==> flow/design.v <==
`timescale 1ns/100ps
module ALU (OPERAND1, OPERAND2, ALU_OP, ALU_RESULT, COMPARATOR);
    input [7:0] OPERAND1, OPERAND2;              
    input [2:0] ALU_OP;                          
    output reg [7:0] ALU_RESULT;                 
    output wire COMPARATOR;                      
    wire [7:0] TEMP_FWD, TEMP_ADD, TEMP_AND, TEMP_OR;  
    assign TEMP_FWD = OPERAND2;  
    assign TEMP_ADD = OPERAND1 + OPERAND2;  
    assign TEMP_AND = OPERAND1 & OPERAND2;  
    assign TEMP_OR =  OPERAND1 | OPERAND2;  
    always @ (*) 
    begin
        case (ALU_OP)
            3'b000: begin ALU_RESULT = TEMP_FWD; end
            3'b001: begin ALU_RESULT = TEMP_ADD; end
            3'b010: begin ALU_RESULT = TEMP_OR; end
            3'b011: begin ALU_RESULT = TEMP_AND; end
            default ALU_RESULT = 8'b0;
        endcase
    end
    assign COMPARATOR = ~(ALU_RESULT[0] | ALU_RESULT[1] | ALU_RESULT[2] | ALU_RESULT[3] | ALU_RESULT[4] | ALU_RESULT[5] |ALU_RESULT[6] | ALU_RESULT[7]);
endmodule
`timescale 1ns/100ps
module REG_file(REGWRITE, REGOUT1, REGOUT2, WRITEREG, READREG1, READREG2, WRITEENABLE, CLK, RESET);
input CLK, RESET, WRITEENABLE;                               
input [7:0] REGWRITE;                                        
input [2:0] WRITEREG, READREG1, READREG2;                    
output wire [7:0] REGOUT1, REGOUT2;                          
integer i;                                                   
reg [7:0] register_array [0:7];
always @ (posedge CLK) begin
    if(RESET) begin
        for(i=0; i<8; i=i+1) begin
            register_array[i] <= 8'd0;
        end
    end
    else if(WRITEENABLE) begin
        register_array[WRITEREG] <= REGWRITE;
    end
end   
assign REGOUT1 =  register_array[READREG1];
assign REGOUT2 =  register_array[READREG2];
endmodule
`timescale 1ns/100ps
module Control_unit(
    INSTRCT_ARRAY, newPC, PC, 
    IM_INPUT, PC_offset, 
    READREG1, READREG2, WRITEREG, ALU_OP, SHIFT_AMOUNT, 
    WRITEENABLE,  ImMUX_SELECT, InvtMUX_SELECT, jump_SELECT, BEQ_SELECT, BNE_SELECT, SELECT_32x1, 
    READENABLE_CACHE, WRITEENABLE_CACHE, CACHE_BUSYWAIT, RegFileInMUX_SEL, INSTRUCT_CACHE_BUSYWAIT, 
    CLK, RESET
);
input CLK, RESET, CACHE_BUSYWAIT, INSTRUCT_CACHE_BUSYWAIT;         
input [31:0] INSTRCT_ARRAY, newPC;                                 
output reg [31:0] PC;            
output reg [2:0]  ALU_OP;        
output reg [2:0] SELECT_32x1;    
output reg ImMUX_SELECT, InvtMUX_SELECT, jump_SELECT, BEQ_SELECT, BNE_SELECT, RegFileInMUX_SEL; 
output wire READENABLE_CACHE, WRITEENABLE_CACHE;   
output wire [2:0] READREG1, READREG2, WRITEREG, SHIFT_AMOUNT;
output wire  [7:0] IM_INPUT, PC_offset;   
output wire WRITEENABLE;                 
reg REG_WRITE, MEM_READ, MEM_WRITE;      
always @ (posedge CLK) begin
  if(RESET) begin
    PC <= 32'd0;
  end
  else if(!(CACHE_BUSYWAIT | INSTRUCT_CACHE_BUSYWAIT)) begin
    PC <= newPC;
  end
end
assign WRITEREG = INSTRCT_ARRAY[18:16];      
assign READREG1 = INSTRCT_ARRAY[10:8];       
assign READREG2 = INSTRCT_ARRAY[2:0];        
assign IM_INPUT = INSTRCT_ARRAY[7:0];        
assign PC_offset = INSTRCT_ARRAY[23:16];     
assign SHIFT_AMOUNT = INSTRCT_ARRAY[2:0];    
assign READENABLE_CACHE = MEM_READ & !INSTRUCT_CACHE_BUSYWAIT;
assign WRITEENABLE_CACHE = MEM_WRITE & !INSTRUCT_CACHE_BUSYWAIT;
assign WRITEENABLE = REG_WRITE & !(CACHE_BUSYWAIT | INSTRUCT_CACHE_BUSYWAIT);
always @ (*) begin
  ALU_OP = 3'b111;
  BNE_SELECT = 1'b0;
  BEQ_SELECT = 1'b0;
  jump_SELECT = 1'b0;
  InvtMUX_SELECT = 1'b0;
  ImMUX_SELECT = 1'b0;
  SELECT_32x1 = 3'b000;
  MEM_READ = 1'b0;
  MEM_WRITE = 1'b0;
  RegFileInMUX_SEL = 1'b0;
  REG_WRITE = 1'b0;
  case(INSTRCT_ARRAY[28:24])
    5'b00000: begin ALU_OP = 3'b000; REG_WRITE = 1'b1; end                                   
    5'b00001: begin ALU_OP = 3'b000; ImMUX_SELECT = 1'b1; REG_WRITE = 1'b1; end              
    5'b00010: begin ALU_OP = 3'b001; REG_WRITE = 1'b1; end                                   
    5'b00011: begin ALU_OP = 3'b001; InvtMUX_SELECT = 1'b1; REG_WRITE = 1'b1; end            
    5'b00100: begin ALU_OP = 3'b010; REG_WRITE = 1'b1; end                                   
    5'b00101: begin ALU_OP = 3'b011; REG_WRITE = 1'b1; end                                   
    5'b00110: begin jump_SELECT = 1'b1; end                                                  
    5'b00111: begin ALU_OP = 3'b001; BEQ_SELECT = 1'b1; InvtMUX_SELECT = 1'b1; end           
    5'b01000: begin ALU_OP = 3'b001; BNE_SELECT = 1'b1; InvtMUX_SELECT = 1'b1; end           
    5'b01001: begin SELECT_32x1 = 3'b001; REG_WRITE = 1'b1; end                              
    5'b01010: begin SELECT_32x1 = 3'b010; REG_WRITE = 1'b1; end                              
    5'b01011: begin SELECT_32x1 = 3'b011; REG_WRITE = 1'b1; end                              
    5'b01100: begin SELECT_32x1 = 3'b100; REG_WRITE = 1'b1; end                              
    5'b01101: begin ALU_OP = 3'b000; ImMUX_SELECT = 1'b1; MEM_READ = 1'b1; RegFileInMUX_SEL = 1'b1; REG_WRITE = 1'b1; end   
    5'b01110: begin ALU_OP = 3'b000; MEM_READ = 1'b1; RegFileInMUX_SEL = 1'b1; REG_WRITE = 1'b1; end                        
    5'b01111: begin ALU_OP = 3'b000; ImMUX_SELECT = 1'b1; MEM_WRITE = 1'b1; RegFileInMUX_SEL = 1'b1; end                    
    5'b10000: begin ALU_OP = 3'b000; MEM_WRITE = 1'b1; RegFileInMUX_SEL = 1'b1; end                                         
    default ;                                                                                
  endcase
end
endmodule
`timescale 1ns/100ps
module Inverter(INPUT, COMPLIMENT);
  input [7:0] INPUT;               
  output reg [7:0] COMPLIMENT;     
  always @ (*) begin
    COMPLIMENT = ~INPUT + 8'b00000001;
  end
endmodule
module Inverter_MUX(INPUT, INVRTD_INPUT, OUTPUT, InvtMUX_SELECT);
  input [7:0] INPUT, INVRTD_INPUT;         
  input InvtMUX_SELECT;                    
  output reg [7:0] OUTPUT;                 
  always @ (*) begin 
    if(InvtMUX_SELECT) begin OUTPUT = INVRTD_INPUT; end
    else begin OUTPUT = INPUT; end
  end
endmodule
module Immediate_MUX(IM_INPUT, INPUT, OUTPUT, ImMUX_SELECT);
  input [7:0] IM_INPUT, INPUT;           
  input ImMUX_SELECT;                    
  output reg [7:0] OUTPUT;               
  always @ (*) begin
    if(ImMUX_SELECT) begin OUTPUT = IM_INPUT; end
    else begin OUTPUT = INPUT; end
  end
endmodule
module PC_incrementer(PC, updatedPC);
  input [31:0] PC;
  output reg [31:0] updatedPC;    
  always @ (*) begin
    updatedPC = PC + 32'd4;
  end
endmodule
module PC_updater(updatedPC, PC_offset, offsettedPC);
  input [31:0] updatedPC;            
  input [7:0] PC_offset;             
  output reg [31:0] offsettedPC;     
  always @ (*) begin
    offsettedPC = updatedPC + {{24{PC_offset[7]}}, PC_offset, 2'b00};
  end
endmodule
module PC_MUX(updatedPC, offsettedPC, PC_SELECT, newPC);
  input [31:0] updatedPC, offsettedPC;         
  input PC_SELECT;                             
  output reg [31:0] newPC;                     
  always @ (*) begin
    if(PC_SELECT) begin
      newPC = offsettedPC;
    end
    else begin newPC = updatedPC; end
  end
endmodule
module SELECT_32x8_MUX(ALU_RESULT, LSL_SHIFTER_OUT, LSR_SHIFTER_OUT, ASR_SHIFTER_OUT, ROR_SHIFTER_OUT, SELECT_32x1, SELECT_32x1_MUXOUT);
  input [7:0] ALU_RESULT, LSL_SHIFTER_OUT, LSR_SHIFTER_OUT, ASR_SHIFTER_OUT, ROR_SHIFTER_OUT;    
  input [2:0] SELECT_32x1;                   
  output reg [7:0] SELECT_32x1_MUXOUT;       
  always @ (*) begin
    if(SELECT_32x1 == 3'b000) begin SELECT_32x1_MUXOUT = ALU_RESULT; end
    else if(SELECT_32x1 == 3'b001) begin SELECT_32x1_MUXOUT = LSL_SHIFTER_OUT; end
    else if(SELECT_32x1 == 3'b010) begin SELECT_32x1_MUXOUT = LSR_SHIFTER_OUT; end
    else if(SELECT_32x1 == 3'b011) begin SELECT_32x1_MUXOUT = ASR_SHIFTER_OUT; end
    else if(SELECT_32x1 == 3'b100) begin SELECT_32x1_MUXOUT = ROR_SHIFTER_OUT; end
    else begin SELECT_32x1_MUXOUT = ALU_RESULT; end
  end
endmodule
module REGIN_MUX(SELECT_32x1_MUXOUT, DataMem_READDATA, RegFileInMUX_SEL, REGWRITE_FINAL);
  input [7:0] SELECT_32x1_MUXOUT, DataMem_READDATA;    
  input RegFileInMUX_SEL;                              
  output reg [7:0] REGWRITE_FINAL;                     
  always @ (*) begin
    if(RegFileInMUX_SEL) begin
      REGWRITE_FINAL = DataMem_READDATA;
    end
    else begin
      REGWRITE_FINAL = SELECT_32x1_MUXOUT;
    end
  end
endmodule
`timescale 1ns/100ps
module MUX_2x1 (INPUT1, INPUT2, OUTPUT, SELECT );
    input INPUT1, INPUT2, SELECT;
    output wire OUTPUT;
    assign OUTPUT = (SELECT) ? INPUT1 : INPUT2;
endmodule
module barrelShifter_LSL( INPUT, SHIFTED_OUTPUT, SHIFT_AMOUNT);        
  input  [7:0] INPUT;                    
  output  [7:0] SHIFTED_OUTPUT;          
  input [2:0] SHIFT_AMOUNT;              
  wire [7:0] INTERIM_1,INTERIM_2;        
  MUX_2x1 MUX_C0R0 (1'b0,  INPUT[0], INTERIM_1[0], SHIFT_AMOUNT[0]); 
  MUX_2x1 MUX_C0R1 (INPUT[0], INPUT[1], INTERIM_1[1], SHIFT_AMOUNT[0]); 
  MUX_2x1 MUX_C0R2 (INPUT[1], INPUT[2], INTERIM_1[2], SHIFT_AMOUNT[0]); 
  MUX_2x1 MUX_C0R3 (INPUT[2], INPUT[3], INTERIM_1[3], SHIFT_AMOUNT[0]); 
  MUX_2x1 MUX_C0R4 (INPUT[3], INPUT[4], INTERIM_1[4], SHIFT_AMOUNT[0]); 
  MUX_2x1 MUX_C0R5 (INPUT[4], INPUT[5], INTERIM_1[5], SHIFT_AMOUNT[0]); 
  MUX_2x1 MUX_C0R6 (INPUT[5], INPUT[6], INTERIM_1[6], SHIFT_AMOUNT[0]); 
  MUX_2x1 MUX_C0R7 (INPUT[6], INPUT[7], INTERIM_1[7], SHIFT_AMOUNT[0]); 
  MUX_2x1 MUX_C1R0 (1'b0  , INTERIM_1[0], INTERIM_2[0], SHIFT_AMOUNT[1]); 
  MUX_2x1 MUX_C1R1 (1'b0  , INTERIM_1[1], INTERIM_2[1], SHIFT_AMOUNT[1]); 
  MUX_2x1 MUX_C1R2 (INTERIM_1[0], INTERIM_1[2], INTERIM_2[2], SHIFT_AMOUNT[1]); 
  MUX_2x1 MUX_C1R3 (INTERIM_1[1], INTERIM_1[3], INTERIM_2[3], SHIFT_AMOUNT[1]); 
  MUX_2x1 MUX_C1R4 (INTERIM_1[2], INTERIM_1[4], INTERIM_2[4], SHIFT_AMOUNT[1]); 
  MUX_2x1 MUX_C1R5 (INTERIM_1[3], INTERIM_1[5], INTERIM_2[5], SHIFT_AMOUNT[1]); 
  MUX_2x1 MUX_C1R6 (INTERIM_1[4], INTERIM_1[6], INTERIM_2[6], SHIFT_AMOUNT[1]); 
  MUX_2x1 MUX_C1R7 (INTERIM_1[5], INTERIM_1[7], INTERIM_2[7], SHIFT_AMOUNT[1]); 
  MUX_2x1 MUX_C2R0 (1'b0  , INTERIM_2[0], SHIFTED_OUTPUT[0], SHIFT_AMOUNT[2]); 
  MUX_2x1 MUX_C2R1 (1'b0  , INTERIM_2[1], SHIFTED_OUTPUT[1], SHIFT_AMOUNT[2]); 
  MUX_2x1 MUX_C2R2 (1'b0  , INTERIM_2[2], SHIFTED_OUTPUT[2], SHIFT_AMOUNT[2]); 
  MUX_2x1 MUX_C2R3 (1'b0  , INTERIM_2[3], SHIFTED_OUTPUT[3], SHIFT_AMOUNT[2]); 
  MUX_2x1 MUX_C2R4 (INTERIM_2[0], INTERIM_2[4], SHIFTED_OUTPUT[4], SHIFT_AMOUNT[2]); 
  MUX_2x1 MUX_C2R5 (INTERIM_2[1], INTERIM_2[5], SHIFTED_OUTPUT[5], SHIFT_AMOUNT[2]); 
  MUX_2x1 MUX_C2R6 (INTERIM_2[2], INTERIM_2[6], SHIFTED_OUTPUT[6], SHIFT_AMOUNT[2]); 
  MUX_2x1 MUX_C2R7 (INTERIM_2[3], INTERIM_2[7], SHIFTED_OUTPUT[7], SHIFT_AMOUNT[2]); 
endmodule
module barrelShifter_LSR( INPUT, SHIFTED_OUTPUT, SHIFT_AMOUNT);        
  input  [7:0] INPUT;                    
  output  [7:0] SHIFTED_OUTPUT;          
  input [2:0] SHIFT_AMOUNT;              
  wire [7:0] INTERIM_1,INTERIM_2;        
  MUX_2x1 MUX_C0R0 (1'b0,  INPUT[7], INTERIM_1[0], SHIFT_AMOUNT[0]); 
  MUX_2x1 MUX_C0R1 (INPUT[7], INPUT[6], INTERIM_1[1], SHIFT_AMOUNT[0]); 
  MUX_2x1 MUX_C0R2 (INPUT[6], INPUT[5], INTERIM_1[2], SHIFT_AMOUNT[0]); 
  MUX_2x1 MUX_C0R3 (INPUT[5], INPUT[4], INTERIM_1[3], SHIFT_AMOUNT[0]); 
  MUX_2x1 MUX_C0R4 (INPUT[4], INPUT[3], INTERIM_1[4], SHIFT_AMOUNT[0]); 
  MUX_2x1 MUX_C0R5 (INPUT[3], INPUT[2], INTERIM_1[5], SHIFT_AMOUNT[0]); 
  MUX_2x1 MUX_C0R6 (INPUT[2], INPUT[1], INTERIM_1[6], SHIFT_AMOUNT[0]); 
  MUX_2x1 MUX_C0R7 (INPUT[1], INPUT[0], INTERIM_1[7], SHIFT_AMOUNT[0]); 
  MUX_2x1 MUX_C1R0 (1'b0  , INTERIM_1[0], INTERIM_2[0], SHIFT_AMOUNT[1]); 
  MUX_2x1 MUX_C1R1 (1'b0  , INTERIM_1[1], INTERIM_2[1], SHIFT_AMOUNT[1]); 
  MUX_2x1 MUX_C1R2 (INTERIM_1[0], INTERIM_1[2], INTERIM_2[2], SHIFT_AMOUNT[1]); 
  MUX_2x1 MUX_C1R3 (INTERIM_1[1], INTERIM_1[3], INTERIM_2[3], SHIFT_AMOUNT[1]); 
  MUX_2x1 MUX_C1R4 (INTERIM_1[2], INTERIM_1[4], INTERIM_2[4], SHIFT_AMOUNT[1]); 
  MUX_2x1 MUX_C1R5 (INTERIM_1[3], INTERIM_1[5], INTERIM_2[5], SHIFT_AMOUNT[1]); 
  MUX_2x1 MUX_C1R6 (INTERIM_1[4], INTERIM_1[6], INTERIM_2[6], SHIFT_AMOUNT[1]); 
  MUX_2x1 MUX_C1R7 (INTERIM_1[5], INTERIM_1[7], INTERIM_2[7], SHIFT_AMOUNT[1]); 
  MUX_2x1 MUX_C2R0 (1'b0  , INTERIM_2[0], SHIFTED_OUTPUT[7], SHIFT_AMOUNT[2]); 
  MUX_2x1 MUX_C2R1 (1'b0  , INTERIM_2[1], SHIFTED_OUTPUT[6], SHIFT_AMOUNT[2]); 
  MUX_2x1 MUX_C2R2 (1'b0  , INTERIM_2[2], SHIFTED_OUTPUT[5], SHIFT_AMOUNT[2]); 
  MUX_2x1 MUX_C2R3 (1'b0  , INTERIM_2[3], SHIFTED_OUTPUT[4], SHIFT_AMOUNT[2]); 
  MUX_2x1 MUX_C2R4 (INTERIM_2[0], INTERIM_2[4], SHIFTED_OUTPUT[3], SHIFT_AMOUNT[2]); 
  MUX_2x1 MUX_C2R5 (INTERIM_2[1], INTERIM_2[5], SHIFTED_OUTPUT[2], SHIFT_AMOUNT[2]); 
  MUX_2x1 MUX_C2R6 (INTERIM_2[2], INTERIM_2[6], SHIFTED_OUTPUT[1], SHIFT_AMOUNT[2]); 
  MUX_2x1 MUX_C2R7 (INTERIM_2[3], INTERIM_2[7], SHIFTED_OUTPUT[0], SHIFT_AMOUNT[2]); 
endmodule
module barrelShifter_ASR( INPUT, SHIFTED_OUTPUT, SHIFT_AMOUNT);        
  input  [7:0] INPUT;                    
  output  [7:0] SHIFTED_OUTPUT;          
  input [2:0] SHIFT_AMOUNT;              
  wire [7:0] INTERIM_1,INTERIM_2;        
  MUX_2x1 MUX_C0R0 (INPUT[7],  INPUT[7], INTERIM_1[0], SHIFT_AMOUNT[0]); 
  MUX_2x1 MUX_C0R1 (INPUT[7], INPUT[6], INTERIM_1[1], SHIFT_AMOUNT[0]); 
  MUX_2x1 MUX_C0R2 (INPUT[6], INPUT[5], INTERIM_1[2], SHIFT_AMOUNT[0]); 
  MUX_2x1 MUX_C0R3 (INPUT[5], INPUT[4], INTERIM_1[3], SHIFT_AMOUNT[0]); 
  MUX_2x1 MUX_C0R4 (INPUT[4], INPUT[3], INTERIM_1[4], SHIFT_AMOUNT[0]); 
  MUX_2x1 MUX_C0R5 (INPUT[3], INPUT[2], INTERIM_1[5], SHIFT_AMOUNT[0]); 
  MUX_2x1 MUX_C0R6 (INPUT[2], INPUT[1], INTERIM_1[6], SHIFT_AMOUNT[0]); 
  MUX_2x1 MUX_C0R7 (INPUT[1], INPUT[0], INTERIM_1[7], SHIFT_AMOUNT[0]); 
  MUX_2x1 MUX_C1R0 (INPUT[7], INTERIM_1[0], INTERIM_2[0], SHIFT_AMOUNT[1]); 
  MUX_2x1 MUX_C1R1 (INPUT[7], INTERIM_1[1], INTERIM_2[1], SHIFT_AMOUNT[1]); 
  MUX_2x1 MUX_C1R2 (INTERIM_1[0], INTERIM_1[2], INTERIM_2[2], SHIFT_AMOUNT[1]); 
  MUX_2x1 MUX_C1R3 (INTERIM_1[1], INTERIM_1[3], INTERIM_2[3], SHIFT_AMOUNT[1]); 
  MUX_2x1 MUX_C1R4 (INTERIM_1[2], INTERIM_1[4], INTERIM_2[4], SHIFT_AMOUNT[1]); 
  MUX_2x1 MUX_C1R5 (INTERIM_1[3], INTERIM_1[5], INTERIM_2[5], SHIFT_AMOUNT[1]); 
  MUX_2x1 MUX_C1R6 (INTERIM_1[4], INTERIM_1[6], INTERIM_2[6], SHIFT_AMOUNT[1]); 
  MUX_2x1 MUX_C1R7 (INTERIM_1[5], INTERIM_1[7], INTERIM_2[7], SHIFT_AMOUNT[1]); 
  MUX_2x1 MUX_C2R0 (INPUT[7], INTERIM_2[0], SHIFTED_OUTPUT[7], SHIFT_AMOUNT[2]); 
  MUX_2x1 MUX_C2R1 (INPUT[7], INTERIM_2[1], SHIFTED_OUTPUT[6], SHIFT_AMOUNT[2]); 
  MUX_2x1 MUX_C2R2 (INPUT[7], INTERIM_2[2], SHIFTED_OUTPUT[5], SHIFT_AMOUNT[2]); 
  MUX_2x1 MUX_C2R3 (INPUT[7], INTERIM_2[3], SHIFTED_OUTPUT[4], SHIFT_AMOUNT[2]); 
  MUX_2x1 MUX_C2R4 (INTERIM_2[0], INTERIM_2[4], SHIFTED_OUTPUT[3], SHIFT_AMOUNT[2]); 
  MUX_2x1 MUX_C2R5 (INTERIM_2[1], INTERIM_2[5], SHIFTED_OUTPUT[2], SHIFT_AMOUNT[2]); 
  MUX_2x1 MUX_C2R6 (INTERIM_2[2], INTERIM_2[6], SHIFTED_OUTPUT[1], SHIFT_AMOUNT[2]); 
  MUX_2x1 MUX_C2R7 (INTERIM_2[3], INTERIM_2[7], SHIFTED_OUTPUT[0], SHIFT_AMOUNT[2]); 
endmodule
`timescale 1ns/100ps
module Rotate_Right(INPUT, SHIFTED_OUTPUT, SHIFT_AMOUNT);
    input [7:0] INPUT;                   
    input [2:0] SHIFT_AMOUNT;            
    output reg [7:0] SHIFTED_OUTPUT;     
    always @ (*) begin
      case(SHIFT_AMOUNT)
        3'b000: begin SHIFTED_OUTPUT = INPUT; end
        3'b001: begin SHIFTED_OUTPUT = {INPUT[0], INPUT[7:1]}; end
        3'b010: begin SHIFTED_OUTPUT = {INPUT[1:0], INPUT[7:2]}; end
        3'b011: begin SHIFTED_OUTPUT = {INPUT[2:0], INPUT[7:3]}; end
        3'b100: begin SHIFTED_OUTPUT = {INPUT[3:0], INPUT[7:4]}; end
        3'b101: begin SHIFTED_OUTPUT = {INPUT[4:0], INPUT[7:5]}; end
        3'b110: begin SHIFTED_OUTPUT = {INPUT[5:0], INPUT[7:6]}; end
        3'b111: begin SHIFTED_OUTPUT = {INPUT[6:0], INPUT[7]}; end
      endcase
    end
endmodule
`timescale 1ns/100ps
module CPU(PC, INSTRCT_ARRAY, CLK, RESET, READENABLE_CACHE, WRITEENABLE_CACHE, ALU_RESULT, REGOUT1, CACHE_READDATA, CACHE_BUSYWAIT, INSTRUCT_CACHE_BUSYWAIT,
           RET_VALID, RF_WE, RF_WADDR, RF_WDATA);
    input [31:0] INSTRCT_ARRAY;                                          
    input CLK, RESET, CACHE_BUSYWAIT, INSTRUCT_CACHE_BUSYWAIT;           
    input [7:0] CACHE_READDATA;                                          
    output [31:0] PC;                    
    output wire READENABLE_CACHE, WRITEENABLE_CACHE;   
    output wire [7:0] ALU_RESULT, REGOUT1;             
    output wire RET_VALID, RF_WE;
    output wire [2:0] RF_WADDR;
    output wire [7:0] RF_WDATA;
    wire [7:0]   REGOUT2, OPERAND1, OPERAND2,   REGWRITE_FINAL;    
    wire [7:0] SHIFT_LSL, SHIFT_LSR, SHIFT_ASR, SHIFT_ROR, LSL_SHIFTER_OUT, LSR_SHIFTER_OUT, ASR_SHIFTER_OUT, ROR_SHIFTER_OUT;
    wire [7:0] COMPLIMENT, Inverter_MUX_OUT, IM_INPUT, PC_offset;
    wire [7:0] SELECT_32x1_MUXOUT;       
    wire [2:0] READREG1, READREG2, WRITEREG, ALU_OP, SHIFT_AMOUNT;
    wire [2:0] SELECT_32x1;                
    wire WRITEENABLE, bneAND_OUT, InvtMUX_SELECT, ImMUX_SELECT, PC_SELECT, COMPARATOR, beqAND_OUT, jump_SELECT, BEQ_SELECT, BNE_SELECT;
    wire RegFileInMUX_SEL;          
    wire [31:0] updatedPC, offsettedPC, newPC;     
    assign SHIFT_LSL = REGOUT1;   
    assign SHIFT_LSR = REGOUT1;   
    assign SHIFT_ASR = REGOUT1;   
    assign  SHIFT_ROR = REGOUT1;     
    PC_incrementer myPC_Incrementer(PC, updatedPC);
    PC_updater myPC_updater(updatedPC, PC_offset, offsettedPC);
    PC_MUX myPC_MUX(updatedPC, offsettedPC, PC_SELECT, newPC);
    Control_unit myControl_unit(
        INSTRCT_ARRAY, newPC, PC, 
        IM_INPUT, PC_offset, 
        READREG1, READREG2, WRITEREG, ALU_OP, SHIFT_AMOUNT, 
        WRITEENABLE,  ImMUX_SELECT, InvtMUX_SELECT, jump_SELECT, BEQ_SELECT, BNE_SELECT, SELECT_32x1, 
        READENABLE_CACHE, WRITEENABLE_CACHE, CACHE_BUSYWAIT, RegFileInMUX_SEL, INSTRUCT_CACHE_BUSYWAIT, 
        CLK, RESET );
    REG_file myREG_file(REGWRITE_FINAL, REGOUT1, REGOUT2, WRITEREG, READREG1, READREG2, WRITEENABLE, CLK, RESET);
    Inverter myInverter(REGOUT2, COMPLIMENT);
    Inverter_MUX myInverter_MUX(REGOUT2, COMPLIMENT, Inverter_MUX_OUT, InvtMUX_SELECT);
    Immediate_MUX myImmediate_MUX(IM_INPUT, Inverter_MUX_OUT, OPERAND2, ImMUX_SELECT); 
    barrelShifter_LSL myBarrelShifter_LSL(SHIFT_LSL, LSL_SHIFTER_OUT, SHIFT_AMOUNT);
    barrelShifter_LSR myBarrelShifter_LSR(SHIFT_LSR, LSR_SHIFTER_OUT, SHIFT_AMOUNT);
    barrelShifter_ASR myBarrelShifter_ASR(SHIFT_ASR, ASR_SHIFTER_OUT, SHIFT_AMOUNT);
    Rotate_Right myRotate_Right(SHIFT_ROR, ROR_SHIFTER_OUT, SHIFT_AMOUNT);
    ALU myALU(REGOUT1, OPERAND2, ALU_OP, ALU_RESULT, COMPARATOR);
    SELECT_32x8_MUX mySELECT_32x8_MUX(ALU_RESULT, LSL_SHIFTER_OUT, LSR_SHIFTER_OUT, ASR_SHIFTER_OUT, ROR_SHIFTER_OUT, SELECT_32x1, SELECT_32x1_MUXOUT);
    REGIN_MUX myREGIN_MUX(SELECT_32x1_MUXOUT, CACHE_READDATA, RegFileInMUX_SEL, REGWRITE_FINAL);
    and myAND_BEQ(beqAND_OUT, COMPARATOR, BEQ_SELECT);
    and myAND_BNE(bneAND_OUT, ~COMPARATOR, BNE_SELECT); 
    or myOR(PC_SELECT, beqAND_OUT, bneAND_OUT, jump_SELECT);
    assign RET_VALID = !(CACHE_BUSYWAIT | INSTRUCT_CACHE_BUSYWAIT);
    assign RF_WE = WRITEENABLE;
    assign RF_WADDR = WRITEREG;
    assign RF_WDATA = REGWRITE_FINAL;
endmodule
`timescale 1ns/100ps
module Cache_Controller(ADDRESS, CACHE_WRITEDATA, MEM_READDATA, MEM_BUSYWAIT, READENABLE_CACHE, WRITEENABLE_CACHE,
                        MEM_ADDRESS, MEM_WRITEDATA, READENABLE_MEM, WRITEENABLE_MEM, CACHE_BUSYWAIT, CACHE_READDATA,
                        CLK, RESET);
    input CLK, RESET;
    input READENABLE_CACHE, WRITEENABLE_CACHE, MEM_BUSYWAIT;
    input [7:0] CACHE_WRITEDATA, ADDRESS;
    input [31:0] MEM_READDATA;
    output wire CACHE_BUSYWAIT ; 
    output reg READENABLE_MEM, WRITEENABLE_MEM;
    output reg [7:0] CACHE_READDATA;
    output reg [31:0] MEM_WRITEDATA;
    output reg [5:0] MEM_ADDRESS;
    wire Cache_HIT;                      
    reg [31:0] Cache_table [7:0];        
    reg [2:0] Tag_array [7:0];           
    reg [7:0] ValidBit_array;            
    reg [7:0] DirtyBit_array;            
    wire [2:0] TAG;
    wire VALID, DIRTY;
    assign TAG = Tag_array[ADDRESS[4:2]];             
    assign VALID = ValidBit_array[ADDRESS[4:2]];      
    assign DIRTY = DirtyBit_array[ADDRESS[4:2]];      
    assign Cache_HIT = (TAG == ADDRESS[7:5] && VALID) ? 1'b1 : 1'b0;
    assign CACHE_BUSYWAIT = (READENABLE_CACHE || WRITEENABLE_CACHE) && !Cache_HIT;
    always @ (*) begin
        case(ADDRESS[1:0])
            2'b00: begin CACHE_READDATA = Cache_table[ADDRESS[4:2]][7:0]; end
            2'b01: begin CACHE_READDATA = Cache_table[ADDRESS[4:2]][15:8]; end
            2'b10: begin CACHE_READDATA = Cache_table[ADDRESS[4:2]][23:16]; end
            default: begin CACHE_READDATA = Cache_table[ADDRESS[4:2]][31:24]; end
        endcase
    end  
    parameter IDLE = 2'b00, MEM_READ = 2'b01, MEM_WRITEBACK = 2'b10;
    reg [1:0] state, next_state;
    always @ (*)
    begin
        case (state)
            IDLE:
                if((READENABLE_CACHE || WRITEENABLE_CACHE) && !DIRTY && !Cache_HIT)  
                    next_state = MEM_READ;
                else if((READENABLE_CACHE || WRITEENABLE_CACHE) && DIRTY && !Cache_HIT)
                    next_state = MEM_WRITEBACK;
                else
                    next_state = IDLE;
            MEM_READ:
                if (!MEM_BUSYWAIT)
                    next_state = IDLE;
                else  
                    next_state = MEM_READ;
            MEM_WRITEBACK:
                if(!MEM_BUSYWAIT)
                    next_state = MEM_READ;
                else
                    next_state = MEM_WRITEBACK;
            default:
                next_state = IDLE;
        endcase
    end
    always @ (*)
    begin
        case(state)
            MEM_READ: 
            begin
                READENABLE_MEM = 1'b1;                       
                WRITEENABLE_MEM = 1'b0;                      
                MEM_ADDRESS = ADDRESS[7:2];                  
                MEM_WRITEDATA = 32'd0;
            end
            MEM_WRITEBACK:
            begin
                READENABLE_MEM = 1'b0;                       
                WRITEENABLE_MEM = 1'b1;                      
                MEM_ADDRESS = {TAG, ADDRESS[4:2]};           
                MEM_WRITEDATA = Cache_table[ADDRESS[4:2]];   
            end
            default:
            begin
                READENABLE_MEM = 1'b0;                       
                WRITEENABLE_MEM = 1'b0;                      
                MEM_ADDRESS = 6'd0;
                MEM_WRITEDATA = 32'd0;
            end
        endcase
    end
    always @(posedge CLK)
    begin
        if(RESET) begin
            state <= IDLE;
            ValidBit_array <= 8'd0;
            DirtyBit_array <= 8'd0;
        end
        else begin
            state <= next_state;
            if(state == IDLE && Cache_HIT && WRITEENABLE_CACHE)
                DirtyBit_array[ADDRESS[4:2]] <= 1'b1;
            if(state == MEM_READ && !MEM_BUSYWAIT) begin
                DirtyBit_array[ADDRESS[4:2]] <= 1'b0;
                ValidBit_array[ADDRESS[4:2]] <= 1'b1;
            end
        end
    end
    always @(posedge CLK)
    begin
        if(!RESET) begin
            if(state == IDLE && Cache_HIT && WRITEENABLE_CACHE) begin
                case(ADDRESS[1:0])
                    2'b11: begin Cache_table[ADDRESS[4:2]][31:24] <= CACHE_WRITEDATA; end
                    2'b10: begin Cache_table[ADDRESS[4:2]][23:16] <= CACHE_WRITEDATA; end
                    2'b01: begin Cache_table[ADDRESS[4:2]][15:8] <= CACHE_WRITEDATA; end
                    default: begin Cache_table[ADDRESS[4:2]][7:0] <= CACHE_WRITEDATA; end
                endcase
            end
            if(state == MEM_READ && !MEM_BUSYWAIT) begin
                Cache_table[ADDRESS[4:2]] <= MEM_READDATA;
                Tag_array[ADDRESS[4:2]] <= ADDRESS[7:5];
            end
        end
    end
endmodule
`timescale 1ns/100ps
module Instruct_Cache_Controller(INSTRUCT_ADDRESS, INSTRUCT_MEM_BUSYWAIT, INSTRUCT_MEM_READDATA, INSTRUCT_CACHE_BUSYWAIT, INSTRUCT_MEM_READENABLE, INSTRUCTION, INSTRUCT_MEM_ADDRESS, CLK, RESET);
    input CLK, RESET;
    input INSTRUCT_MEM_BUSYWAIT; 
    input [9:0] INSTRUCT_ADDRESS;
    input [127:0] INSTRUCT_MEM_READDATA;
    output wire INSTRUCT_CACHE_BUSYWAIT;
    output reg INSTRUCT_MEM_READENABLE;
    output reg [31:0] INSTRUCTION;
    output reg [5:0] INSTRUCT_MEM_ADDRESS;
    wire Cache_HIT;                     
    reg [127:0] Cache_table [7:0];        
    reg [2:0] Tag_array [7:0];           
    reg [7:0] ValidBit_array;            
    wire [2:0] TAG;
    wire VALID;
    assign TAG = Tag_array[INSTRUCT_ADDRESS[6:4]];             
    assign VALID = ValidBit_array[INSTRUCT_ADDRESS[6:4]];      
    assign Cache_HIT = (TAG == INSTRUCT_ADDRESS[9:7] && VALID) ? 1'b1 : 1'b0;
    assign INSTRUCT_CACHE_BUSYWAIT = !Cache_HIT;
    always @ (*) begin
        case(INSTRUCT_ADDRESS[3:2])
            2'b00: begin INSTRUCTION = Cache_table[INSTRUCT_ADDRESS[6:4]][31:0]; end
            2'b01: begin INSTRUCTION = Cache_table[INSTRUCT_ADDRESS[6:4]][63:32]; end
            2'b10: begin INSTRUCTION = Cache_table[INSTRUCT_ADDRESS[6:4]][95:64]; end
            default: begin INSTRUCTION = Cache_table[INSTRUCT_ADDRESS[6:4]][127:96]; end
        endcase
    end  
    always @ (posedge CLK) begin
        if(RESET) begin
            ValidBit_array <= 8'd0;
            INSTRUCT_MEM_READENABLE <= 1'b0;
            INSTRUCT_MEM_ADDRESS <= 6'd0;
        end
        else if(INSTRUCT_MEM_READENABLE) begin
            if(!INSTRUCT_MEM_BUSYWAIT) begin
                ValidBit_array[INSTRUCT_ADDRESS[6:4]] <= 1'b1;                   
                INSTRUCT_MEM_READENABLE <= 1'b0;                                 
            end
        end
        else if(!Cache_HIT) begin
            INSTRUCT_MEM_READENABLE <= 1'b1;
            INSTRUCT_MEM_ADDRESS <= INSTRUCT_ADDRESS[9:4];
        end
    end
    always @ (posedge CLK) begin
        if(!RESET && INSTRUCT_MEM_READENABLE && !INSTRUCT_MEM_BUSYWAIT) begin
            Cache_table[INSTRUCT_ADDRESS[6:4]] <= INSTRUCT_MEM_READDATA;    
            Tag_array[INSTRUCT_ADDRESS[6:4]] <= INSTRUCT_ADDRESS[9:7];      
        end
    end
endmodule
`timescale 1ns/100ps
module cpu_system(
    input          clk,
    input          reset,
    output         imem_read,
    output [5:0]   imem_addr,
    input  [127:0] imem_rdata,
    input          imem_busywait,
    output         dmem_read,
    output         dmem_write,
    output [5:0]   dmem_addr,
    output [31:0]  dmem_wdata,
    input  [31:0]  dmem_rdata,
    input          dmem_busywait,
    output         ret_valid,
    output [31:0]  ret_pc,
    output         ret_rf_we,
    output [2:0]   ret_rf_waddr,
    output [7:0]   ret_rf_wdata
);
    wire [31:0] PC, INSTRUCTION;
    wire [7:0] ALU_RESULT, REGOUT1, CACHE_READDATA;
    wire READENABLE_CACHE, WRITEENABLE_CACHE, CACHE_BUSYWAIT, INSTRUCT_CACHE_BUSYWAIT;
    CPU myCPU(PC, INSTRUCTION, clk, reset, READENABLE_CACHE, WRITEENABLE_CACHE, ALU_RESULT, REGOUT1, CACHE_READDATA, CACHE_BUSYWAIT, INSTRUCT_CACHE_BUSYWAIT,
              ret_valid, ret_rf_we, ret_rf_waddr, ret_rf_wdata);
    Instruct_Cache_Controller myInstruct_Cache_Controller(PC[9:0], imem_busywait, imem_rdata, INSTRUCT_CACHE_BUSYWAIT, imem_read, INSTRUCTION, imem_addr, clk, reset);
    Cache_Controller myCache_Controller(ALU_RESULT, REGOUT1, dmem_rdata, dmem_busywait, READENABLE_CACHE, WRITEENABLE_CACHE,
                                        dmem_addr, dmem_wdata, dmem_read, dmem_write, CACHE_BUSYWAIT, CACHE_READDATA,
                                        clk, reset);
    assign ret_pc = PC;
endmodule
Ticket comment

## Tool chain data of cpu_system

Module cpu_system before and after one edit of its RTL, step after step.
Lines under "before" count in the file above, lines under "after" in the edited file.
"difference": "after" minus "before" as printed here. "relative change": 100 x difference / "before".
Operators: Yosys type, input widths -> output width; for muxes data width and select width s.
Library cell names are shortened.
The mark - stands for no value.

| design | value |
|---|---|
| design top | cpu_system |
| clock | clk |
| cell library | sky130hd |
| library corner | tt_025C_1v80 |

## The edit

Unified diff, file above to edited file.
The edit is scripted: it alters the design's behaviour and was not made to optimise anything.

```diff
@@ -285,5 +285,5 @@
   MUX_2x1 MUX_C2R4 (INTERIM_2[0], INTERIM_2[4], SHIFTED_OUTPUT[3], SHIFT_AMOUNT[2]); 
   MUX_2x1 MUX_C2R5 (INTERIM_2[1], INTERIM_2[5], SHIFTED_OUTPUT[2], SHIFT_AMOUNT[2]); 
-  MUX_2x1 MUX_C2R6 (INTERIM_2[2], INTERIM_2[6], SHIFTED_OUTPUT[1], SHIFT_AMOUNT[2]); 
+  assign SHIFTED_OUTPUT[1] = 0; 
   MUX_2x1 MUX_C2R7 (INTERIM_2[3], INTERIM_2[7], SHIFTED_OUTPUT[0], SHIFT_AMOUNT[2]); 
 endmodule
```

## Word level

Source: Yosys, flattened and elaborated, memories not mapped. Widths are those after wreduce. Print and check cells do not count.
Yosys's memory passes give these memory sizes; they may raise the number of words (mostly to a power of two), join words into wider ones and drop unused or constant bits.

Bit counts:

| element | before | after | difference | relative change (%) |
|---|---|---|---|---|
| cells after elaboration | 250 | 249 | -1 | -0.40 |
| flip-flop bits (word level) | 65 | 65 | 0 | 0.00 |
| memories kept | 6 | 6 | 0 | 0.00 |
| RAM bits | 1392 | 1392 | 0 | 0.00 |
| memory bits (read-only) | 480 | 480 | 0 | 0.00 |

Operators by class:

| element | before | after | difference | relative change (%) |
|---|---|---|---|---|
| muxes and demuxes | 137 | 136 | -1 | -0.73 |
| bitwise logic cells | 36 | 36 | 0 | 0.00 |
| eq/ne operators | 23 | 23 | 0 | 0.00 |
| reductions and logical operators | 29 | 29 | 0 | 0.00 |
| add/subtract/negate cells | 6 | 6 | 0 | 0.00 |
| shifts and indexed selects | 6 | 6 | 0 | 0.00 |

Operators by type and width:

| kind | before | after | difference | relative change (%) |
|---|---|---|---|---|
| $mux 1 | 82 | 81 | -1 | -1.22 |

Unchanged operator kinds not shown: 37.

## Depth

Depth = most cells in a row (Yosys ltp): at word level without a register or memory, in the mapped netlist without a sequential cell, where the memories' decode and read muxes count.

Depth:

| element | before | after | difference | relative change (%) |
|---|---|---|---|---|
| word-level depth | 20 | 20 | 0 | 0.00 |
| ABC_AREA | 0 | 0 | - | - |
| depth in mapped cells | 37 | 38 | +1 | +2.70 |
| mapped depth without buffers | 33 | 32 | -1 | -3.03 |

## Synthesis result

Source: synth_stat.txt of the flow (Yosys; design flattened, memories mapped). It holds for the ABC_AREA given above (unset counts as 0); a run with the other value may have another netlist.

Cells by type:

| type | before | after | difference | relative change (%) |
|---|---|---|---|---|
| nand2_1 | 449 | 380 | -69 | -15.37 |
| nor4_1 | 60 | 17 | -43 | -71.67 |
| nor3_1 | 56 | 95 | +39 | +69.64 |
| o21a_1 | 8 | 45 | +37 | +462.50 |
| clkbuf_1 | 75 | 105 | +30 | +40.00 |
| a221oi_1 | 17 | 42 | +25 | +147.06 |
| o21ai_0 | 63 | 87 | +24 | +38.10 |
| mux2_2 | 33 | 53 | +20 | +60.61 |
| nor2_1 | 175 | 161 | -14 | -8.00 |
| o211ai_1 | 30 | 16 | -14 | -46.67 |
| buf_4 | 28 | 14 | -14 | -50.00 |
| xor2_1 | 25 | 13 | -12 | -48.00 |
| nand4_1 | 18 | 6 | -12 | -66.67 |
| o21ai_1 | 18 | 6 | -12 | -66.67 |
| buf_2 | 52 | 63 | +11 | +21.15 |
| buf_6 | 17 | 7 | -10 | -58.82 |
| and3_1 | 37 | 45 | +8 | +21.62 |
| nor2b_1 | 19 | 27 | +8 | +42.11 |

Unchanged cell types not shown: 20.
The list need not be complete.

Mapped netlist:

| element | before | after | difference | relative change (%) |
|---|---|---|---|---|
| mapped flip-flops | 1203 | 1203 | 0 | 0.00 |
| mapped area (sq um) | 53645.2 | 54104.4 | +459.2 | +0.86 |
| mapped cells | 3587 | 3633 | +46 | +1.28 |

By module: a second synthesis without flattening, with its own total; a netlist apart from the flattened one above.

Unflattened totals:

| element | before | after | difference | relative change (%) |
|---|---|---|---|---|
| cell total of the unflattened synthesis | 4307 | 4306 | -1 | -0.02 |
| area total of the unflattened synthesis (sq um) | 64670.8 | 64637.0 | -33.8 | -0.05 |

Each row is one instance without its submodules.

Modules, before:

| module | cells | times used | area (sq um) | seq. area (sq um) |
|---|---|---|---|---|
| Instruct_Cache_Controller | 2281 | 1 | 40415.0 | 31770.5 |
| Cache_Controller | 826 | 1 | 12697.2 | 8788.4 |
| REG_file | 222 | 1 | 3525.9 | 1921.8 |
| Control_unit | 217 | 1 | 1660.3 | 640.6 |
| PC_updater | 218 | 1 | 1564.0 | 0.0 |
| MUX_2x1 | 1 | 72 | 15.0 | 0.0 |
| ALU | 117 | 1 | 862.1 | 0.0 |
| PC_incrementer | 88 | 1 | 620.6 | 0.0 |
| SELECT_32x8_MUX | 94 | 1 | 619.3 | 0.0 |
| PC_MUX | 36 | 1 | 544.3 | 0.0 |
| Rotate_Right | 86 | 1 | 523.0 | 0.0 |
| Inverter | 18 | 1 | 137.6 | 0.0 |
| Immediate_MUX | 9 | 1 | 131.4 | 0.0 |
| Inverter_MUX | 9 | 1 | 131.4 | 0.0 |

before: Modules not listed: 6.

Modules, after:

| module | cells | times used | area (sq um) | seq. area (sq um) |
|---|---|---|---|---|
| Instruct_Cache_Controller | 2281 | 1 | 40415.0 | 31770.5 |
| Cache_Controller | 826 | 1 | 12697.2 | 8788.4 |
| REG_file | 222 | 1 | 3525.9 | 1921.8 |
| Control_unit | 217 | 1 | 1660.3 | 640.6 |
| PC_updater | 218 | 1 | 1564.0 | 0.0 |
| MUX_2x1 | 1 | 69 | 15.0 | 0.0 |
| ALU | 117 | 1 | 862.1 | 0.0 |
| PC_incrementer | 88 | 1 | 620.6 | 0.0 |
| SELECT_32x8_MUX | 94 | 1 | 619.3 | 0.0 |
| PC_MUX | 36 | 1 | 544.3 | 0.0 |
| Rotate_Right | 86 | 1 | 523.0 | 0.0 |
| Inverter | 18 | 1 | 137.6 | 0.0 |
| Immediate_MUX | 9 | 1 | 131.4 | 0.0 |
| Inverter_MUX | 9 | 1 | 131.4 | 0.0 |

after: Modules not listed: 6.

## Path before layout

Path of least setup slack by OpenSTA after synthesis, without wires, with an ideal clock, recovery checks aside; 20% of the period is set as input and as output delay. Where synthesis merged equal registers, the netlist keeps one of their names.

Timing path after synthesis:

| element | before | after | difference | relative change (%) |
|---|---|---|---|---|
| path type | in2reg | in2reg | - | - |
| from | input port reset | input port reset | - | - |
| to | memory myInstruct_Cache_Controller.Cache_table[1][0] | memory myInstruct_Cache_Controller.Cache_table[1][0] | - | - |
| arrival time (ns) | 9.153 | 9.322 | +0.169 | +1.85 |
| required time (ns) | 9.322 | 9.322 | 0.000 | 0.00 |
| period (ns) | 10.0 | 10.0 | 0.0 | 0.00 |
| time at the first pin (ns) | 2.000 | 2.000 | 0.000 | 0.00 |
| external input delay (ns) | 2.000 | 2.000 | 0.000 | 0.00 |
| delay of the path (ns) | 7.831 | 8.000 | +0.169 | +2.16 |
| setup slack (ns) | 0.170 | 0.000 | -0.170 | - |
| buffers on the path | 1 | 2 | +1 | +100.00 |
| stages on the path | 4 | 5 | +1 | +25.00 |
| library setup time (ns) | 0.678 | 0.678 | 0.000 | - |
| synthesis period reached (ns) | 9.83 | 10.0 | +0.17 | +1.73 |

"delay of the path" is the arrival time less input delay plus setup time.
"stages on the path": output pins that drive a net of the path, with the launching flip-flop's if there is one; two outputs of one cell count as two.
"synthesis period reached" is the clock period less the worst setup slack; recovery checks do not enter. This is arithmetic on one report: input and output delays are still those of the set period (20% each).
Between the ends stands the longest chain of elaborated cells between them, by number of cells; it is not shown to be the way that was timed. Of several equally long chains one is given.
Each line given opens the expression or statement behind the cell; cells for indexed reads and writes are added by Yosys, which also makes memories of some case tables.
before: The path ends at the enable pin of a flip-flop; only ways to that pin are counted.

| between the ends, after synthesis, before | value |
|---|---|
| cell sequence | clkbuf_1 -> nor2_1 -> nand2_1 -> nor3_1 |
| cells in the longest elaborated chain | 4 |

RTL lines, path after synthesis, before:

| element | line | text |
|---|---|---|
| start, declared | 537 | `input          reset,` |
| $logic_not 1->1 | 528 | `if(!RESET && INSTRUCT_MEM_READENABLE && !INSTRUCT_MEM_BUSYWAIT) begin` |
| $logic_and 1x1->1 (2 in a row) | 528 |  |
| $mux 3 | 528 |  |
| end, declared | 493 | `reg [127:0] Cache_table [7:0];` |

after: The path ends at the enable pin of a flip-flop; only ways to that pin are counted.

| between the ends, after synthesis, after | value |
|---|---|
| cell sequence | clkbuf_1 -> clkbuf_1 -> nor2_1 -> nand2_1 -> nor3_1 |
| cells in the longest elaborated chain | 4 |

RTL lines, path after synthesis, after:

| element | line | text |
|---|---|---|
| start, declared | 537 | `input          reset,` |
| $logic_not 1->1 | 528 | `if(!RESET && INSTRUCT_MEM_READENABLE && !INSTRUCT_MEM_BUSYWAIT) begin` |
| $logic_and 1x1->1 (2 in a row) | 528 |  |
| $mux 3 | 528 |  |
| end, declared | 493 | `reg [127:0] Cache_table [7:0];` |

## Path in the finished layout

Path of least setup slack in the final report of each run of pair A (OpenROAD, finished layout, wires in). Where an end is a register, its clock arrival counts in the times.

Timing path post-layout:

| element | before | after | difference | relative change (%) |
|---|---|---|---|---|
| path type | reg2out | reg2out | - | - |
| from | register (name not given) | register (name not given) | - | - |
| to | output port ret_rf_wdata[6] | output port ret_rf_wdata[3] | - | - |
| required time (ns) | 8.00 | 8.00 | 0.00 | 0.00 |
| buffers on the path | 7 | 4 | -3 | -42.86 |
| setup slack (ns) | 0.33 | 0.26 | -0.07 | - |
| time at the first pin (ns) | 0.69 | 0.76 | +0.07 | +10.14 |
| arrival time (ns) | 7.67 | 7.74 | +0.07 | +0.91 |
| stages on the path | 33 | 28 | -5 | -15.15 |
| period (ns) | 10.0 | 10.0 | 0.0 | 0.00 |

| between the ends, post-layout, before | value |
|---|---|
| cell sequence | dfxtp_4 -> buf_6 -> mux4_2 -> a22oi_1 -> nand3_4 -> nor3b_2 -> a311oi_1 -> mux4_2 -> ha_2 -> or2_1 -> o21a_1 -> o221ai_2 -> inv_1 -> ha_1 -> nor2b_1 -> o21ai_1 -> nand2b_1 -> xor2_1 -> nand3_1 -> o221a_4 -> a21boi_4 -> buf_12 -> buf_16 -> nor2_1 -> buf_4 -> buf_4 -> a22oi_2 -> o22ai_1 -> buf_4 -> o31a_1 -> a32oi_4 -> inv_1 -> dlygate4sd2_1 |

RTL lines, path post-layout, before:

| element | line | text |
|---|---|---|
| end, declared | 552 | `output [7:0]   ret_rf_wdata` |

before: No chain of elaborated cells between the ends is given.

| between the ends, post-layout, after | value |
|---|---|
| cell sequence | dfxtp_4 -> buf_12 -> mux4_2 -> and2_0 -> o311a_4 -> inv_4 -> ha_1 -> and2_2 -> a21oi_2 -> or2_1 -> buf_4 -> or4_4 -> a31oi_4 -> nor2_2 -> ha_1 -> xnor2_1 -> a31oi_1 -> o21ai_1 -> o21a_4 -> nand2_8 -> nor2_2 -> buf_4 -> a221oi_1 -> o22a_1 -> a211o_1 -> a21o_2 -> inv_1 -> clkdlybuf4s50_1 |

RTL lines, path post-layout, after:

| element | line | text |
|---|---|---|
| end, declared | 552 | `output [7:0]   ret_rf_wdata` |

after: No chain of elaborated cells between the ends is given.

## Measured runs

Runs of the flow (Yosys, OpenROAD) on both versions; the two runs of a pair have the same settings. The constraints put input and output delay at 20% of the set period each and load the outputs with 0.01 pF.

| flow settings, pair A | value |
|---|---|
| CORE_UTILIZATION | 40 |
| period_ns | 10.0 |
| CAP_MARGIN | 20 |
| CORE_MARGIN | 2 |
| SLEW_MARGIN | 20 |

Results, pair A:

| element | before | after | difference | relative change (%) |
|---|---|---|---|---|
| synthesized cell area (sq um) | 53645.2 | 54104.4 | +459.2 | +0.86 |
| final worst hold slack (ns) | 0.463 | 0.461 | -0.002 | - |
| achieved period (ns) | 9.665 | 9.744 | +0.079 | +0.82 |
| utilization after layout | 0.478 | 0.484 | +0.006 | - |
| overall die area (sq um) | 137059.0 | 138220.0 | +1161.0 | +0.85 |
| total negative setup slack (ns) | 0.000 | 0.000 | 0.000 | - |
| standard-cell area after routing (sq um) | 63706.1 | 64713.3 | +1007.2 | +1.58 |
| total power after layout (µW) | 11610 | 11623 | +13 | +0.11 |
| worst setup slack after layout (ns) | 0.335 | 0.256 | -0.079 | - |

| flow settings, pair B | value |
|---|---|
| CELL_PAD_IN_SITES_GLOBAL_PLACEMENT | 1 |
| CORE_UTILIZATION | 46 |
| CTS_CLUSTER_SIZE | 34 |
| GPL_ROUTABILITY_DRIVEN | 0 |
| MIN_ROUTING_LAYER | met1 |
| PLACE_DENSITY | 0.61 |
| period_ns | 15.1 |
| CAP_MARGIN | 20 |
| CORE_MARGIN | 2 |
| SLEW_MARGIN | 20 |

Results, pair B:

| element | before | after | difference | relative change (%) |
|---|---|---|---|---|
| synthesized cell area (sq um) | 53645.2 | 54104.4 | +459.2 | +0.86 |
| final worst hold slack (ns) | 0.466 | 0.450 | -0.016 | - |
| achieved period (ns) | 13.642 | 13.855 | +0.213 | +1.56 |
| utilization after layout | 0.534 | 0.537 | +0.003 | - |
| overall die area (sq um) | 119367.0 | 120378.0 | +1011.0 | +0.85 |
| total negative setup slack (ns) | 0.000 | 0.000 | 0.000 | - |
| standard-cell area after routing (sq um) | 61835.6 | 62542.5 | +706.9 | +1.14 |
| total power after layout (µW) | 7726 | 7704 | -22 | -0.28 |
| worst setup slack after layout (ns) | 1.458 | 1.245 | -0.213 | - |

"achieved period" is the run's clock period less its worst setup slack. It is reckoned from that one timing run; input and output delays stay at 20% of the period that was set.
"total power after layout" is the tool's figure for a default switching activity; nothing was simulated.
